==> flow/design.v <==
module alu(A, B, selector, R, flagZ, flagN, flagC);
    parameter BUS_SIZE = 32;
    input[BUS_SIZE - 1: 0] A;
    input[BUS_SIZE - 1: 0] B;
    input[2: 0] selector;
    output flagZ;
    output flagN;
    output reg flagC;
    output reg [BUS_SIZE - 1 : 0] R;
	always @(A, B, selector)
	begin
		flagC = 1'b0;
		if (selector == 3'b000)	
			{flagC, R} = A + B;
		else if (selector == 3'b001)
			R = A - B;
		else if (selector == 3'b010)
			R = A & B;
		else if (selector == 3'b011)
			R = A | B;
		else if (selector == 3'b100)
			R = A ^ B;
		else 
			R = {BUS_SIZE{1'b0}};
	end 
	assign flagZ = ~(|R);
	assign flagN = R[BUS_SIZE - 1];
endmodule
module extend_sign(dataIn, dataOut);
	parameter BUS_IN = 16;
	parameter BUS_SIZE = 32;
	input [BUS_IN - 1 : 0] dataIn;
	output [BUS_SIZE - 1 : 0] dataOut;
	assign dataOut = {{(BUS_SIZE - BUS_IN){dataIn[BUS_IN - 1]}}, dataIn};
endmodule 
module register(D, Q, enable, clk, rst);
	parameter BUS_SIZE = 32;
	input [BUS_SIZE - 1 : 0] D;
	input enable;
	input clk;
	input rst;
	output reg [BUS_SIZE - 1 : 0] Q;
	always @(posedge clk)
	begin
		if (rst)
			Q <= {BUS_SIZE{1'b0}};
		else if(enable)
			Q <= D;
	end
endmodule
module ports(
    input [2:0] portWrite,
    input valueWrite,
    input enWrite,
    output [7:0] valuePort,
    input clk,
    input rst
    );
	reg [7:0] enable;
	always @(portWrite, valueWrite)
	begin
		case(portWrite)
			3'd0:	enable = {{7{1'b0}}, 1'b1};
			3'd1:	enable = {{6{1'b0}}, 1'b1, {1{1'b0}}};
			3'd2:	enable = {{5{1'b0}}, 1'b1, {2{1'b0}}};
			3'd3:	enable = {{4{1'b0}}, 1'b1, {3{1'b0}}};
			3'd4:	enable = {{3{1'b0}}, 1'b1, {4{1'b0}}};
			3'd5:	enable = {{2{1'b0}}, 1'b1, {5{1'b0}}};
			3'd6:	enable = {{1{1'b0}}, 1'b1, {6{1'b0}}};
			3'd7:	enable = {1'b1, {7{1'b0}}};
		endcase 	
	end
	genvar i;
	generate
		for (i = 0; i < 8; i = i + 1)
		begin: GENERATE_REGISTERS_BLOCK
			register #(.BUS_SIZE(1)) regi (
				.D(valueWrite),
				.Q(valuePort[i]),
				.enable(enable[i] & enWrite),
				.clk(clk),
				.rst(rst)
			);
		end
	endgenerate
endmodule
module port_memory(dirSelect, enWrMemory, enWrPort, selectRead, inputPorts, valueWriteMem);
    input [7:0] dirSelect;
    output reg enWrMemory;
    output reg enWrPort;
    output reg selectRead;
    input [1:0] inputPorts;
    output reg [31:0] valueWriteMem;
    always @(*) begin
        selectRead = 1'b0;
        valueWriteMem = 32'b0;
        enWrMemory = 1'b0;
        enWrPort = 1'b0;
        if (dirSelect < 7'd8)
        begin
            enWrMemory = 1'b0;
            enWrPort = 1'b1;
        end else if (dirSelect == 7'd8 || dirSelect == 7'd9) begin
            selectRead = 1'b1;
            if (dirSelect == 7'd8) begin
                valueWriteMem = {{31'b0}, inputPorts[0]};              
            end else begin
                valueWriteMem = {{31'b0}, inputPorts[1]};
            end
        end else begin
            enWrMemory = 1'b1;
            enWrPort = 1'b0;
        end
    end
endmodule
module sram(outA, outB, clk, enWrite, writeData, dirWrite, dirA, dirB);
	parameter BUS_SIZE = 32;
	parameter DIR_SIZE_INTERNAL = 5;
	parameter MEM_SIZE = 32;
	input clk;
	input enWrite;
	input [BUS_SIZE - 1 : 0] writeData;
	input [DIR_SIZE_INTERNAL - 1 : 0] dirWrite;
	input [DIR_SIZE_INTERNAL - 1 : 0] dirA;
	input [DIR_SIZE_INTERNAL - 1 : 0] dirB;
	output [BUS_SIZE - 1 : 0] outA;
	output [BUS_SIZE - 1 : 0] outB;
	reg [BUS_SIZE - 1 : 0] MEM [0 : MEM_SIZE - 1];
	assign outA = (dirA == {DIR_SIZE_INTERNAL{1'b0}}) ? {BUS_SIZE{1'b0}} : MEM[dirA];
	assign outB = (dirB == {DIR_SIZE_INTERNAL{1'b0}}) ? {BUS_SIZE{1'b0}} : MEM[dirB];
	always @(posedge clk)
	begin
		if (enWrite)
			MEM[dirWrite] <= writeData;
	end	
endmodule 
module program_counter(clk, rst, enable, dirInBranch, dirInJump, dirSel, dirOut);
	parameter DIR_SIZE = 32;
	input clk;
	input rst;
	input enable;
	input [1 : 0] dirSel;
	input [DIR_SIZE - 1 : 0] dirInBranch;
	input [DIR_SIZE - 1 : 0] dirInJump;
	output reg [DIR_SIZE - 1 : 0] dirOut;
	wire [DIR_SIZE - 1 : 0] dirBranch_src, dirJump_src, dirNormal, dirOut_src;	
	reg [DIR_SIZE - 1 : 0] dirOut_A, dirOut_B, dirBranch, dirJump;
	assign dirOut_src = dirSel[0] == 1'b1 ? dirBranch : (dirSel[1] == 1'b1 ? dirJump_src : dirNormal);
	assign dirBranch_src = dirOut_B + dirInBranch;	
	assign dirJump_src = dirOut_B + dirInJump;
	assign dirNormal = dirOut + {{(DIR_SIZE - 1){1'b0}}, 1'b1};
	always @(posedge clk) begin
	   if (rst)
	       dirOut <= {DIR_SIZE{1'b0}};
	   else
	       dirOut <= dirOut_src;
	end	
	always @(posedge clk) begin
	   if (rst) begin
	       dirOut_A <= {DIR_SIZE{1'b0}};
	       dirOut_B <= {DIR_SIZE{1'b0}};
	       dirJump <= {DIR_SIZE{1'b0}};
	       dirBranch <= {DIR_SIZE{1'b0}};
	   end else begin
	       dirOut_A <= dirOut;
	       dirOut_B <= dirOut_A;
	       dirJump <= dirJump_src;
	       dirBranch <= dirBranch_src;
	   end
	end
endmodule 
module control_path(opCode, functionCode, MemaReg, enWrSram, ALUSelector, enWriteMemory, enablePC, fteALU, clk, rst, regDst, flagZ, dirSelPC);
	parameter BUS_SIZE = 32;
	parameter DIR_SIZE = 32;
	parameter OPC_SIZE = BUS_SIZE;
	input [6 - 1 : 0] opCode;
	input [6 - 1 : 0] functionCode;
	input clk;
	input rst;
	input flagZ;
	output reg MemaReg;
	output reg enWrSram;
	output reg [2 : 0] ALUSelector;
	output reg fteALU;
	output reg enWriteMemory;
	output reg enablePC;
	output reg regDst;
	output [1:0] dirSelPC;	
	reg branch_src;
	reg branch_A;
	reg branch_B;
	reg jump;
	reg regDst_src;
	reg [2 : 0] ALUSelector_src;
	reg fteALU_src;
	reg enWriteMemory_src; 
	reg enWriteMemory_A;
	reg MemaReg_src;
	reg MemaReg_A;
	reg MemaReg_B;
	reg enWrSram_src;
	reg enWrSram_A;
	reg enWrSram_B;
	always @(posedge clk) begin
	   if (rst) begin
	       regDst <= 1'b0;
	       ALUSelector <= 3'b000;
	       fteALU <= 1'b0;
	       branch_A <= 1'b0;
	       branch_B <= 1'b0;
	       enWriteMemory_A <= 1'b0;
	       enWriteMemory <= 1'b0;
	       MemaReg_A <= 1'b0;
	       MemaReg_B <= 1'b0;
	       MemaReg <= 1'b0;
	       enWrSram <= 1'b0;
	       enWrSram_A <= 1'b0;
	       enWrSram_B <= 1'b0;
	   end else begin
	       regDst <= regDst_src;
	       fteALU <= fteALU_src;
	       ALUSelector <= ALUSelector_src;
	       branch_A <= branch_src;
	       branch_B <= branch_A;
	       enWriteMemory_A <= enWriteMemory_src;
	       enWriteMemory <= enWriteMemory_A;
	       MemaReg_A <= MemaReg_src;
	       MemaReg_B <= MemaReg_A;
	       MemaReg <= MemaReg_B;
	       enWrSram_A <= enWrSram_src;
	       enWrSram_B <= enWrSram_A;
	       enWrSram <= enWrSram_B;
	   end
	end
	assign dirSelPC = {jump, branch_B & flagZ};
	always @(opCode, functionCode)
	begin
		MemaReg_src = 1'b0;
		enWrSram_src = 1'b0;
		ALUSelector_src = 3'b000;
		enWriteMemory_src = 1'b0;
		branch_src = 1'b0;
		jump = 1'b0;
		enablePC = 1'b1;
		fteALU_src = 1'b0;
		regDst_src = 1'b0;		
		if (opCode == 6'b0) begin
			regDst_src = 1'b1;
			case (functionCode)
				6'b100000: begin  
					ALUSelector_src = 3'b000;
                    enWrSram_src = 1'b1;
                end
				6'b100010: begin  
					ALUSelector_src = 3'b001;
                    enWrSram_src = 1'b1;
                end
				6'b100100: begin 
					ALUSelector_src = 3'b010;
                    enWrSram_src = 1'b1;
                end
				6'b100101: begin 
					ALUSelector_src = 3'b011;
                    enWrSram_src = 1'b1;
                end
				6'b100110: begin 
					ALUSelector_src = 3'b100;
                    enWrSram_src = 1'b1;
                end
				6'b000000: begin 
					ALUSelector_src = 3'b000;
			     end
				default: begin
					ALUSelector_src = 3'b000;
					enWrSram_src = 1'b0;
                end
			endcase
		end
		else begin
			case(opCode)
				6'b100011: begin  
					enWrSram_src = 1'b1;	
					fteALU_src = 1'b1;
					MemaReg_src = 1'b1;
				end
				6'b101011: begin  
					fteALU_src = 1'b1;
					enWriteMemory_src = 1'b1;
					regDst_src = 1'b0;
					MemaReg_src = 1'b0;
				end
				6'b000100: begin  
					branch_src = 1'b1;
					ALUSelector_src = 3'b001;
					regDst_src = 1'b0;	
					MemaReg_src = 1'b0;
				end
				6'b000010: begin  
					jump = 1'b1;
					regDst_src = 1'b0;
					fteALU_src = 1'b0;
					branch_src = 1'b0;	
					MemaReg_src = 1'b0;
					ALUSelector_src = 3'b000;
				end
				6'b001111: begin  
					regDst_src = 1'b0;
					fteALU_src = 1'b1;
					enWrSram_src = 1'b1;
				end
				6'b001000: begin  
				    fteALU_src = 1'b1;
					ALUSelector_src = 3'b000;
					enWrSram_src = 1'b1;
					regDst_src = 1'b0;
				end
				6'b001100: begin  
				    fteALU_src = 1'b1;
					ALUSelector_src = 3'b010;	
					enWrSram_src = 1'b1;
					regDst_src = 1'b0;
				end
				6'b001101: begin  
				    fteALU_src = 1'b1;
					ALUSelector_src = 3'b011;
					enWrSram_src = 1'b1;
					regDst_src = 1'b0; 
				end
				6'b001110: begin  
				    fteALU_src = 1'b1;
					ALUSelector_src = 3'b100;	
					enWrSram_src = 1'b1;
					regDst_src = 1'b0;
				end
				default: begin
					enWrSram_src = 1'b0;
					regDst_src = 1'b0;
					fteALU_src = 1'b0;
				end
			endcase
		end
	end
endmodule 
module data_path(opCode, MemaReg, enWrSram, ALUSelector, enablePC, fteALU, clk, rst, regDst, flagZ, dirSelPC, ALU_res_memory, outMemory_memory, DRB_reg_file_memory, imem_addr, imem_data);
	parameter BUS_SIZE = 32;
	parameter DIR_SIZE = BUS_SIZE;
	parameter OPC_SIZE = BUS_SIZE; 
	parameter DIR_SIZE_INTERNAL = 5;  
	input clk;
	input rst;
	input MemaReg;
	input enWrSram;
	input [2 : 0] ALUSelector;
	input enablePC;
	input fteALU;
	input regDst;
	output reg flagZ;
	input [1:0] dirSelPC;
	output [BUS_SIZE - 1 : 0] ALU_res_memory;
	input [BUS_SIZE - 1 : 0] outMemory_memory;
	output [BUS_SIZE - 1 : 0] DRB_reg_file_memory;	
	output [7 : 0] imem_addr;
	input [OPC_SIZE - 1 : 0] imem_data;
	output [OPC_SIZE - 1 : 0] opCode;
	wire [BUS_SIZE - 1 : 0] ALU_res;
	wire [BUS_SIZE - 1 : 0] DW_reg_file;	
	wire [BUS_SIZE - 1 : 0] ALU_inB;
	wire [BUS_SIZE - 1 : 0] extendedData6;
	wire [DIR_SIZE - 1 : 0] dirPC;
	wire [DIR_SIZE_INTERNAL - 1 : 0] dirWriteRF;
	wire flagN, flagC;
	reg [OPC_SIZE - 1 : 0] opCode_reg;
	wire [OPC_SIZE - 1 : 0] opCode_src;
	reg [BUS_SIZE - 1 : 0] DRA_reg_file_reg;
    reg [BUS_SIZE - 1 : 0] DRB_reg_file_reg;
    reg [BUS_SIZE - 1 : 0] DRB_B_reg_file_reg;
	wire [BUS_SIZE - 1 : 0] DRA_reg_file_src;
	wire [BUS_SIZE - 1 : 0] DRB_reg_file_src;
	wire [BUS_SIZE - 1 : 0] ALU_res_src;
	reg [BUS_SIZE - 1 : 0] ALU_res_reg;
	reg [BUS_SIZE - 1 : 0] ALU_B_res_reg;
	wire flagZ_src;
	wire [DIR_SIZE_INTERNAL - 1 : 0] RtE_src;
	reg [DIR_SIZE_INTERNAL - 1 : 0] RtE_reg;
	wire [DIR_SIZE_INTERNAL - 1 : 0] RdE_src;
	reg [DIR_SIZE_INTERNAL - 1 : 0] RdE_reg;
	wire [DIR_SIZE_INTERNAL - 1 : 0] dirWriteRF_src;
	reg [DIR_SIZE_INTERNAL - 1 : 0] dirWriteRFA_reg;
	reg [DIR_SIZE_INTERNAL - 1 : 0] dirWriteRFB_reg;
	reg [BUS_SIZE - 1 : 0] outMemory_reg;
	wire [BUS_SIZE - 1 : 0] extendedData16_src;
	reg [BUS_SIZE - 1 : 0] extendedData16_reg;
	assign RtE_src = opCode_reg[15 : 11];
	assign RdE_src = opCode_reg[20 : 16];
	assign opCode = opCode_reg;
	assign ALU_res_memory = ALU_res_reg;
	always @(posedge clk) begin
	   if (rst) begin
	       opCode_reg <= {OPC_SIZE{1'b0}};
	       DRA_reg_file_reg <= {BUS_SIZE{1'b0}};
	       DRB_reg_file_reg <= {BUS_SIZE{1'b0}};
	       DRB_B_reg_file_reg <= {BUS_SIZE{1'b0}};
	       ALU_res_reg <= {BUS_SIZE{1'b0}};
	       ALU_B_res_reg <= {BUS_SIZE{1'b0}};
	       RtE_reg <= {DIR_SIZE_INTERNAL{1'b0}};
	       RdE_reg <= {DIR_SIZE_INTERNAL{1'b0}};
	       dirWriteRFA_reg <= {DIR_SIZE_INTERNAL{1'b0}};
	       dirWriteRFB_reg <= {DIR_SIZE_INTERNAL{1'b0}};
	       outMemory_reg <= {BUS_SIZE{1'b0}};
	       extendedData16_reg <= {BUS_SIZE{1'b0}};
	       flagZ <= 1'b0;
	   end else begin
	       opCode_reg <= opCode_src;
	       DRA_reg_file_reg <= DRA_reg_file_src;
	       DRB_reg_file_reg <= DRB_reg_file_src;
	       DRB_B_reg_file_reg <= DRB_reg_file_reg; 
	       ALU_res_reg <= ALU_res_src;
	       ALU_B_res_reg <= ALU_res_reg;
	       RdE_reg <= RdE_src;
	       RtE_reg <= RtE_src;
	       dirWriteRFA_reg <= dirWriteRF_src;
	       dirWriteRFB_reg <= dirWriteRFA_reg;
	       outMemory_reg <= outMemory_memory;
	       flagZ <= flagZ_src;
	       extendedData16_reg <= extendedData16_src;
	   end	   
	end
	assign DW_reg_file = MemaReg ? outMemory_reg : ALU_B_res_reg;
	assign ALU_inB = fteALU ? extendedData16_reg : DRB_reg_file_reg;
	assign dirWriteRF_src = regDst ? RtE_reg : RdE_reg;
	assign DRB_reg_file_memory = DRB_B_reg_file_reg; 
	sram #(.BUS_SIZE(BUS_SIZE), .DIR_SIZE_INTERNAL(DIR_SIZE_INTERNAL)) RegFile (
		.outA(DRA_reg_file_src),
		.outB(DRB_reg_file_src),
		.clk(clk),
		.enWrite(enWrSram),
		.writeData(DW_reg_file),
		.dirWrite(dirWriteRFB_reg),  
		.dirA(opCode_reg[25 : 21]),  
		.dirB(opCode_reg[20 : 16])  
	);
	assign imem_addr = dirPC[7 : 0];
	assign opCode_src = imem_data;
	alu #(.BUS_SIZE(BUS_SIZE)) MyALU (
		.A(DRA_reg_file_reg),
		.B(ALU_inB),
		.selector(ALUSelector),
		.R(ALU_res_src),
		.flagZ(flagZ_src),
		.flagN(flagN),
		.flagC(flagC)
	);
	extend_sign #(.BUS_IN(16), .BUS_SIZE(BUS_SIZE)) ex_signal16(
		.dataIn(opCode_reg[15 : 0]),
		.dataOut(extendedData16_src)
	);
	extend_sign #(.BUS_IN(26), .BUS_SIZE(BUS_SIZE)) ex_signal6(
		.dataIn(opCode_reg[25 : 0]),
		.dataOut(extendedData6)
	);
	program_counter #(.DIR_SIZE(DIR_SIZE)) MyPC(
		.clk(clk),
		.rst(rst),
		.enable(enablePC),
		.dirInBranch(extendedData16_reg),
		.dirInJump(extendedData6),
		.dirSel(dirSelPC),
		.dirOut(dirPC)
	);
endmodule 
module microprocessor(clk, rst, outputPorts, inputPorts, imem_addr, imem_data, dmem_addr, dmem_we, dmem_wdata, dmem_rdata);
	parameter BUS_SIZE = 32;
	parameter DIR_SIZE = BUS_SIZE;
	parameter OPC_SIZE = BUS_SIZE; 
	parameter DIR_SIZE_INTERNAL = 5;  
	input clk;
	input rst;
	input [1:0] inputPorts;
	output [7:0] outputPorts;
	output [7:0] imem_addr;
	input [31:0] imem_data;
	output [7:0] dmem_addr;
	output dmem_we;
	output [31:0] dmem_wdata;
	input [31:0] dmem_rdata;
	wire MemaReg;
	wire rst_n;
	wire enWrSram;
	wire [2 : 0] ALUSelector;
	wire enWriteMemory;
	wire branch;
	wire jump;
	wire enablePC;
	wire fteALU;
	wire regDst;
	wire [OPC_SIZE - 1 : 0] opCode;
	wire flagZ;
	wire [1:0] dirSelPC;
	wire [BUS_SIZE - 1 : 0] outMemory;
	wire [BUS_SIZE - 1 : 0] DRB_reg_file;
	wire [BUS_SIZE - 1 : 0] ALU_res;	
	assign rst_n = rst;
	data_path #(.BUS_SIZE(BUS_SIZE), .DIR_SIZE(DIR_SIZE)) myData(
		.opCode(opCode),
		.MemaReg(MemaReg),
		.enWrSram(enWrSram),
		.ALUSelector(ALUSelector),
		.enablePC(enablePC),
		.fteALU(fteALU),
		.clk(clk),
		.rst(rst_n),
		.regDst(regDst),
		.dirSelPC(dirSelPC),
		.flagZ(flagZ),
		.ALU_res_memory(ALU_res),
		.outMemory_memory(outMemory),
		.DRB_reg_file_memory(DRB_reg_file),
		.imem_addr(imem_addr),
		.imem_data(imem_data)
	);
	control_path #(.BUS_SIZE(BUS_SIZE), .DIR_SIZE(DIR_SIZE)) myControl(
		.opCode(opCode[31:26]),
		.functionCode(opCode[5:0]),
		.MemaReg(MemaReg),
		.enWrSram(enWrSram),
		.ALUSelector(ALUSelector),
		.enWriteMemory(enWriteMemory),
		.fteALU(fteALU),
		.enablePC(enablePC),
		.clk(clk),
		.rst(rst_n),
		.regDst(regDst),
		.dirSelPC(dirSelPC),
		.flagZ(flagZ)	
	);
	wire [7:0] dirmemory;
	wire enablePortsController;
	wire enableMemoryController;
	wire selectReadMemory;
	wire [31:0] valueWriteMemAlt, memoryOut;
	assign dirmemory = ALU_res[7:0];
	assign dmem_addr = dirmemory;
	assign dmem_we = enWriteMemory & enableMemoryController;
	assign dmem_wdata = DRB_reg_file;
	assign memoryOut = dmem_rdata;
	assign outMemory = !selectReadMemory ? memoryOut : valueWriteMemAlt;
	port_memory cont_mem(
	   .dirSelect(dirmemory),
	   .enWrMemory(enableMemoryController),
	   .enWrPort(enablePortsController),
	   .selectRead(selectReadMemory),
	   .inputPorts(inputPorts),
	   .valueWriteMem(valueWriteMemAlt)
	);
	ports pt(
        .portWrite(dirmemory[2:0]),
        .valueWrite(DRB_reg_file[0]),
        .enWrite(enablePortsController & enWriteMemory),
        .valuePort(outputPorts),
        .clk(clk),
        .rst(rst_n)
	);
endmodule 
# Step by step through the tools: microprocessor
# Module microprocessor before and after one edit of its RTL, step after step.
# "orig" refers to lines of the RTL above, "edited" to lines of the edited file.
# "delta" is "edited" less "orig", of the values as shown; "change_rel_pct" is that difference over "orig", in percent.
# Operators: Yosys type, input widths -> output width; for muxes data width and select width s.
# Library cell names are shortened.
# Not given: n/a
# design
top	microprocessor
clock_port	clk
lib	sky130hd
pvt_corner	tt_025C_1v80

# Edit of the RTL
# Unified diff, file above to edited file.
# The edited RTL no longer does the same as the RTL above: the edit was made by script, with no optimisation intended.
# begin of diff
@@ -14,5 +14,5 @@
 			{flagC, R} = A + B;
 		else if (selector == 3'b001)
-			R = A - B;
+			R = A ^ B;
 		else if (selector == 3'b010)
 			R = A & B;
# end of diff

# Word level
# Source: Yosys, flattened and elaborated, memories not mapped. Widths are those after wreduce. Print and check cells do not count. Equal cells are merged and count once.
# Memory sizes are those after Yosys's memory passes, which may raise the word count (mostly to a power of two), join words into wider ones and drop unused or constant bits.
# bits
element	orig	edited	delta	change_rel_pct
reg_bits	348	348	0	0.00
latch_bits	0	0	0	n/a
mem_bits_rw	1024	1024	0	0.00
romBits	64	64	0	0.00
clocked_rd_ports_x_width	72	72	0	0.00
memories	2	2	0	0.00
out_inout_bits	57	57	0	0.00
elab_cells	127	126	-1	-0.79
# classes
element	orig	edited	delta	change_rel_pct
n_addsub	5	4	-1	-20.00
n_mul	0	0	0	n/a
div_mod_pow	0	0	0	n/a
compare	1	1	0	0.00
n_eq	20	20	0	0.00
shift	0	0	0	n/a
n_mux	36	36	0	0.00
n_logic	15	15	0	0.00
reduce_and_logical	12	12	0	0.00
# memory_table
element	orig	edited
mem_shapes	myData.RegFile.MEM 32x32 r2 w1; 8x8 r1 w0	myData.RegFile.MEM 32x32 r2 w1; 8x8 r1 w0
# ops
operator	orig	edited	delta	change_rel_pct
$sub 32x32->32	1	0	-1	-100.00
# Operator kinds equal on both sides are left out: 30.

# Depth
# Yosys ltp: most cells in a row. Word level: on the elaborated netlist, between registers, memories and ports. Mapped: between sequential cells and ports; inverters and the memories' decode and read muxes count.
# logic_depth
element	orig	edited	delta	change_rel_pct
ltp_word	9	9	0	0.00
ABC_AREA	0	0	n/a	n/a
mapped_depth	18	17	-1	-5.56

# After synthesis
# The flow's flattened synthesis, as Yosys stat reports it; memories are mapped. The netlist is that of the ABC_AREA named above (0 if unset); the other value can give another one.
# synth_totals
element	orig	edited	delta	change_rel_pct
stdcells	4717	3954	-763	-16.18
yosys_area_mm2	0.0635122	0.0611299	-0.0023823	-3.75
ff_cells	1345	1345	0	0.00
buffers	345	295	-50	-14.49
# types
cell	orig	edited	delta	change_rel_pct
mux4_2	256	448	192	75.00
a21oi_1	451	272	-179	-39.69
mux2i_1	409	248	-161	-39.36
nor2_1	316	243	-73	-23.10
o22ai_1	137	67	-70	-51.09
o221ai_1	135	67	-68	-50.37
mux2_2	164	98	-66	-40.24
clkbuf_1	243	186	-57	-23.46
o21ai_0	159	109	-50	-31.45
ha_1	118	79	-39	-33.05
nor3_1	93	57	-36	-38.71
xnor2_1	46	19	-27	-58.70
inv_1	130	105	-25	-19.23
a211oi_1	28	4	-24	-85.71
nand3_1	38	24	-14	-36.84
nand2b_1	21	9	-12	-57.14
a2bb2oi_1	12	0	-12	-100.00
o211ai_1	21	10	-11	-52.38
# Cell types equal on both sides are left out: 12.
# The list need not be complete.

# Path before layout
# Source: OpenSTA report_checks on the synthesized netlist (no wires, ideal clock, input and output delay 20% of the period each), path of least setup slack; recovery checks are left aside. Register names are those of the netlist, which keeps one name where synthesis merged equal registers.
# synth_timing
element	orig	edited	delta	change_rel_pct
path_kind	register -> register	register -> register	n/a	n/a
startpoint	reg myControl.fteALU	reg myControl.fteALU	n/a	n/a
endpoint	reg myData.flagZ	reg myData.flagZ	n/a	n/a
clock_period_ns	6.0	6.0	0.0	0.00
t_first_pin_ns	0.000	0.000	0.000	n/a
arrival_ns	4.152	4.036	-0.116	-2.79
setup_slack_ns	1.787	1.876	0.089	n/a
path_delay_ns	4.213	4.124	-0.089	-2.11
driving_pins	17	17	0	0.00
n_path_buf	2	2	0	0.00
period_less_setup_slack_ns	4.213	4.124	-0.089	-2.11
# "path_delay_ns" = arrival - input delay + setup time.
# "driving_pins": output pins that drive a net of the path, with the launching flip-flop's if there is one; two outputs of one cell count as two.
# "period_less_setup_slack_ns" = period - worst setup slack (recovery checks aside). The figure is calculated, with input and output delays left at 20% of the set period.
# The rows between start and end are the longest chain of elaborated cells between them; the timing report does not say that the signal goes this way. Where chains are equally long, one stands for them.
# A line is the first line of the expression or statement that the cell stems from. Yosys adds cells for indexed reads and writes and turns some case tables into memories.
# synth_via_orig
path_cell_list	dfxtp_1 > clkbuf_1 > clkbuf_1 > mux2i_1 > inv_1 > ha_1 > fa_1 > a21o_1 > a221o_2 > xor2_1 > a221oi_2 > nand4_1 > a2111oi_4 > nand4_1 > nor4_1 > and4_1 > and4b_1
elab_chain_len	9
cells_between	13
lines_between	12
classes_between	add/sub (2); mux (6); logic (4); reduce/logical (1)
# synth_lines_orig
element	line_no	source
from (decl)	184	output reg fteALU;
from (assign)	208	fteALU <= 1'b0;
from (assign)	221	fteALU <= fteALU_src;
$mux 32	429	assign ALU_inB = fteALU ? extendedData16_reg : DRB_reg_file_reg;
$xor 32x32->32	22	R = A ^ B;
$mux 32	21	else if (selector == 3'b100)
$mux 32	19	else if (selector == 3'b011)
$mux 32	17	else if (selector == 3'b010)
$mux 32	15	else if (selector == 3'b001)
$mux 32	13	if (selector == 3'b000)
$reduce_or 32->1	26	assign flagZ = ~(|R);
$not 1->1	26
to (assign)	411	flagZ <= 1'b0;
to (assign)	424	flagZ <= flagZ_src;
to (decl)	357	output reg flagZ;
# synth_via_edited
path_cell_list	dfxtp_1 > clkbuf_1 > clkbuf_1 > mux2i_1 > inv_1 > ha_1 > fa_1 > a21o_1 > a221oi_4 > o31a_2 > nand3_2 > a221oi_4 > o21ai_1 > xor2_1 > a221oi_4 > nand4_1 > nor4_2
elab_chain_len	9
cells_between	12
classes_between	add/sub (1); mux (6); logic (4); reduce/logical (1)
# synth_lines_edited
element	line_no	source
from (decl)	184	output reg fteALU;
from (assign)	208	fteALU <= 1'b0;
from (assign)	221	fteALU <= fteALU_src;
$mux 32	429	assign ALU_inB = fteALU ? extendedData16_reg : DRB_reg_file_reg;
$xor 32x32->32	22	R = A ^ B;
$mux 32	21	else if (selector == 3'b100)
$mux 32	19	else if (selector == 3'b011)
$mux 32	17	else if (selector == 3'b010)
$mux 32	15	else if (selector == 3'b001)
$mux 32	13	if (selector == 3'b000)
$reduce_or 32->1	26	assign flagZ = ~(|R);
$not 1->1	26
to (assign)	411	flagZ <= 1'b0;
to (assign)	424	flagZ <= flagZ_src;
to (decl)	357	output reg flagZ;

# Path in the finished layout
# From the final timing report of the runs of pair A: the path of least setup slack in the routed layout; clock arrival at registers is part of the times.
# layout_timing
element	orig	edited	delta	change_rel_pct
path_kind	register -> register	register -> output	n/a	n/a
startpoint	reg myControl.fteALU	reg myData.ALU_res_reg[7]	n/a	n/a
endpoint	reg myData.flagZ	out dmem_we	n/a	n/a
clock_period_ns	5.01	5.01	0.00	0.00
output_delay_ns	n/a	1.00	n/a	n/a
t_first_pin_ns	0.80	0.78	-0.02	-2.50
arrival_ns	5.28	3.47	-1.81	-34.28
setup_slack_ns	0.43	0.53	0.10	n/a
driving_pins	18	5	-13	-72.22
n_path_buf	3	1	-2	-66.67
# The rows between start and end are the longest chain of elaborated cells between them; the timing report does not say that the signal goes this way. Where chains are equally long, one stands for them.
# layout_via_orig
path_cell_list	dfxtp_1 > and2_1 > a21oi_1 > ha_1 > buf_4 > nor4_1 > nand4_1 > a31oi_1 > a211oi_1 > buf_4 > o21ai_1 > xnor2_1 > a211oi_1 > a21oi_1 > buf_4 > and4_1 > and4_1 > and4b_1
elab_chain_len	9
cells_between	13
lines_between	12
classes_between	add/sub (2); mux (6); logic (4); reduce/logical (1)
# layout_lines_orig
element	line_no	source
from (decl)	184	output reg fteALU;
from (assign)	208	fteALU <= 1'b0;
from (assign)	221	fteALU <= fteALU_src;
$mux 32	429	assign ALU_inB = fteALU ? extendedData16_reg : DRB_reg_file_reg;
$xor 32x32->32	22	R = A ^ B;
$mux 32	21	else if (selector == 3'b100)
$mux 32	19	else if (selector == 3'b011)
$mux 32	17	else if (selector == 3'b010)
$mux 32	15	else if (selector == 3'b001)
$mux 32	13	if (selector == 3'b000)
$reduce_or 32->1	26	assign flagZ = ~(|R);
$not 1->1	26
to (assign)	411	flagZ <= 1'b0;
to (assign)	424	flagZ <= flagZ_src;
to (decl)	357	output reg flagZ;
# layout_via_edited
path_cell_list	dfxtp_1 > or4_1 > or4b_2 > o211a_1 > clkdlybuf4s50_1
elab_chain_len	5
cells_between	7
classes_between	compare (1); eq/ne (2); mux (2); logic (1); reduce/logical (1)
# layout_lines_edited
element	line_no	source
from (decl)	380	reg [BUS_SIZE - 1 : 0] ALU_res_reg;
from (assign)	403	ALU_res_reg <= {BUS_SIZE{1'b0}};
from (assign)	417	ALU_res_reg <= ALU_res_src;
$eq 8x4->1	103	end else if (dirSelect == 7'd8 || dirSelect == 7'd9) begin
$logic_or 1x1->1	103
$mux 1	103
$mux 1	99	if (dirSelect < 7'd8)
$and 1x1->1	543	assign dmem_we = enWriteMemory & enableMemoryController;
to (decl)	483	output dmem_we;

# Flow runs
# Both versions went through the flow (Yosys, OpenROAD) with the same settings in each pair. Constraints: input delay and output delay 20% of the set period each, output load 0.01 pF.
# settings_pair_A
CORE_UTILIZATION	40
period_ns	5.01
CAP_MARGIN	20
CORE_MARGIN	2
SLEW_MARGIN	20
# results_pair_A
element	orig	edited	delta	change_rel_pct
synth_chip_area_mm2	0.0635122	0.0611299	-0.0023823	-3.75
dieArea_mm2	0.161982	0.155966	-0.006016	-3.71
final_stdcell_area_mm2	0.0726734	0.0695742	-0.0030992	-4.26
post_route_util_pct	46.0	45.8	-0.2	n/a
timing.setup.ws_ns	0.430	0.535	0.105	n/a
setup_tns_ns	0.000	0.000	0.000	n/a
total_power_mw	26.212	25.102	-1.110	-4.23
timing.achieved_period_ns	4.580	4.475	-0.105	-2.29
# settings_pair_B
CAP_MARGIN	30
CELL_PAD_IN_SITES_DETAIL_PLACEMENT	1
CORE_ASPECT_RATIO	0.96
CORE_MARGIN	8
CORE_UTILIZATION	26
CTS_CLUSTER_DIAMETER	270
GPL_ROUTABILITY_DRIVEN	1
MIN_ROUTING_LAYER	met1
PLACE_DENSITY_LB_ADDON	0.27
TNS_END_PERCENT	75
period_ns	3.99
SLEW_MARGIN	20
# results_pair_B
element	orig	edited	delta	change_rel_pct
synth_chip_area_mm2	0.0635122	0.0611299	-0.0023823	-3.75
dieArea_mm2	0.260353	0.250891	-0.009462	-3.63
final_stdcell_area_mm2	0.0766835	0.0721154	-0.0045681	-5.96
post_route_util_pct	31.6	30.8	-0.8	n/a
timing.setup.ws_ns	0.098	0.189	0.091	n/a
setup_tns_ns	0.000	0.000	0.000	n/a
total_power_mw	34.278	32.817	-1.461	-4.26
timing.achieved_period_ns	3.892	3.801	-0.091	-2.34
# By "timing.achieved_period_ns" is meant the clock period of the run minus its worst setup slack. This is arithmetic on one report: input and output delays are still those of the set period (20% each).
# By "total_power_mw" is meant OpenSTA's value without simulated activity: inputs other than the clock are taken to toggle once in ten clock periods, and the tool carries that through the logic.
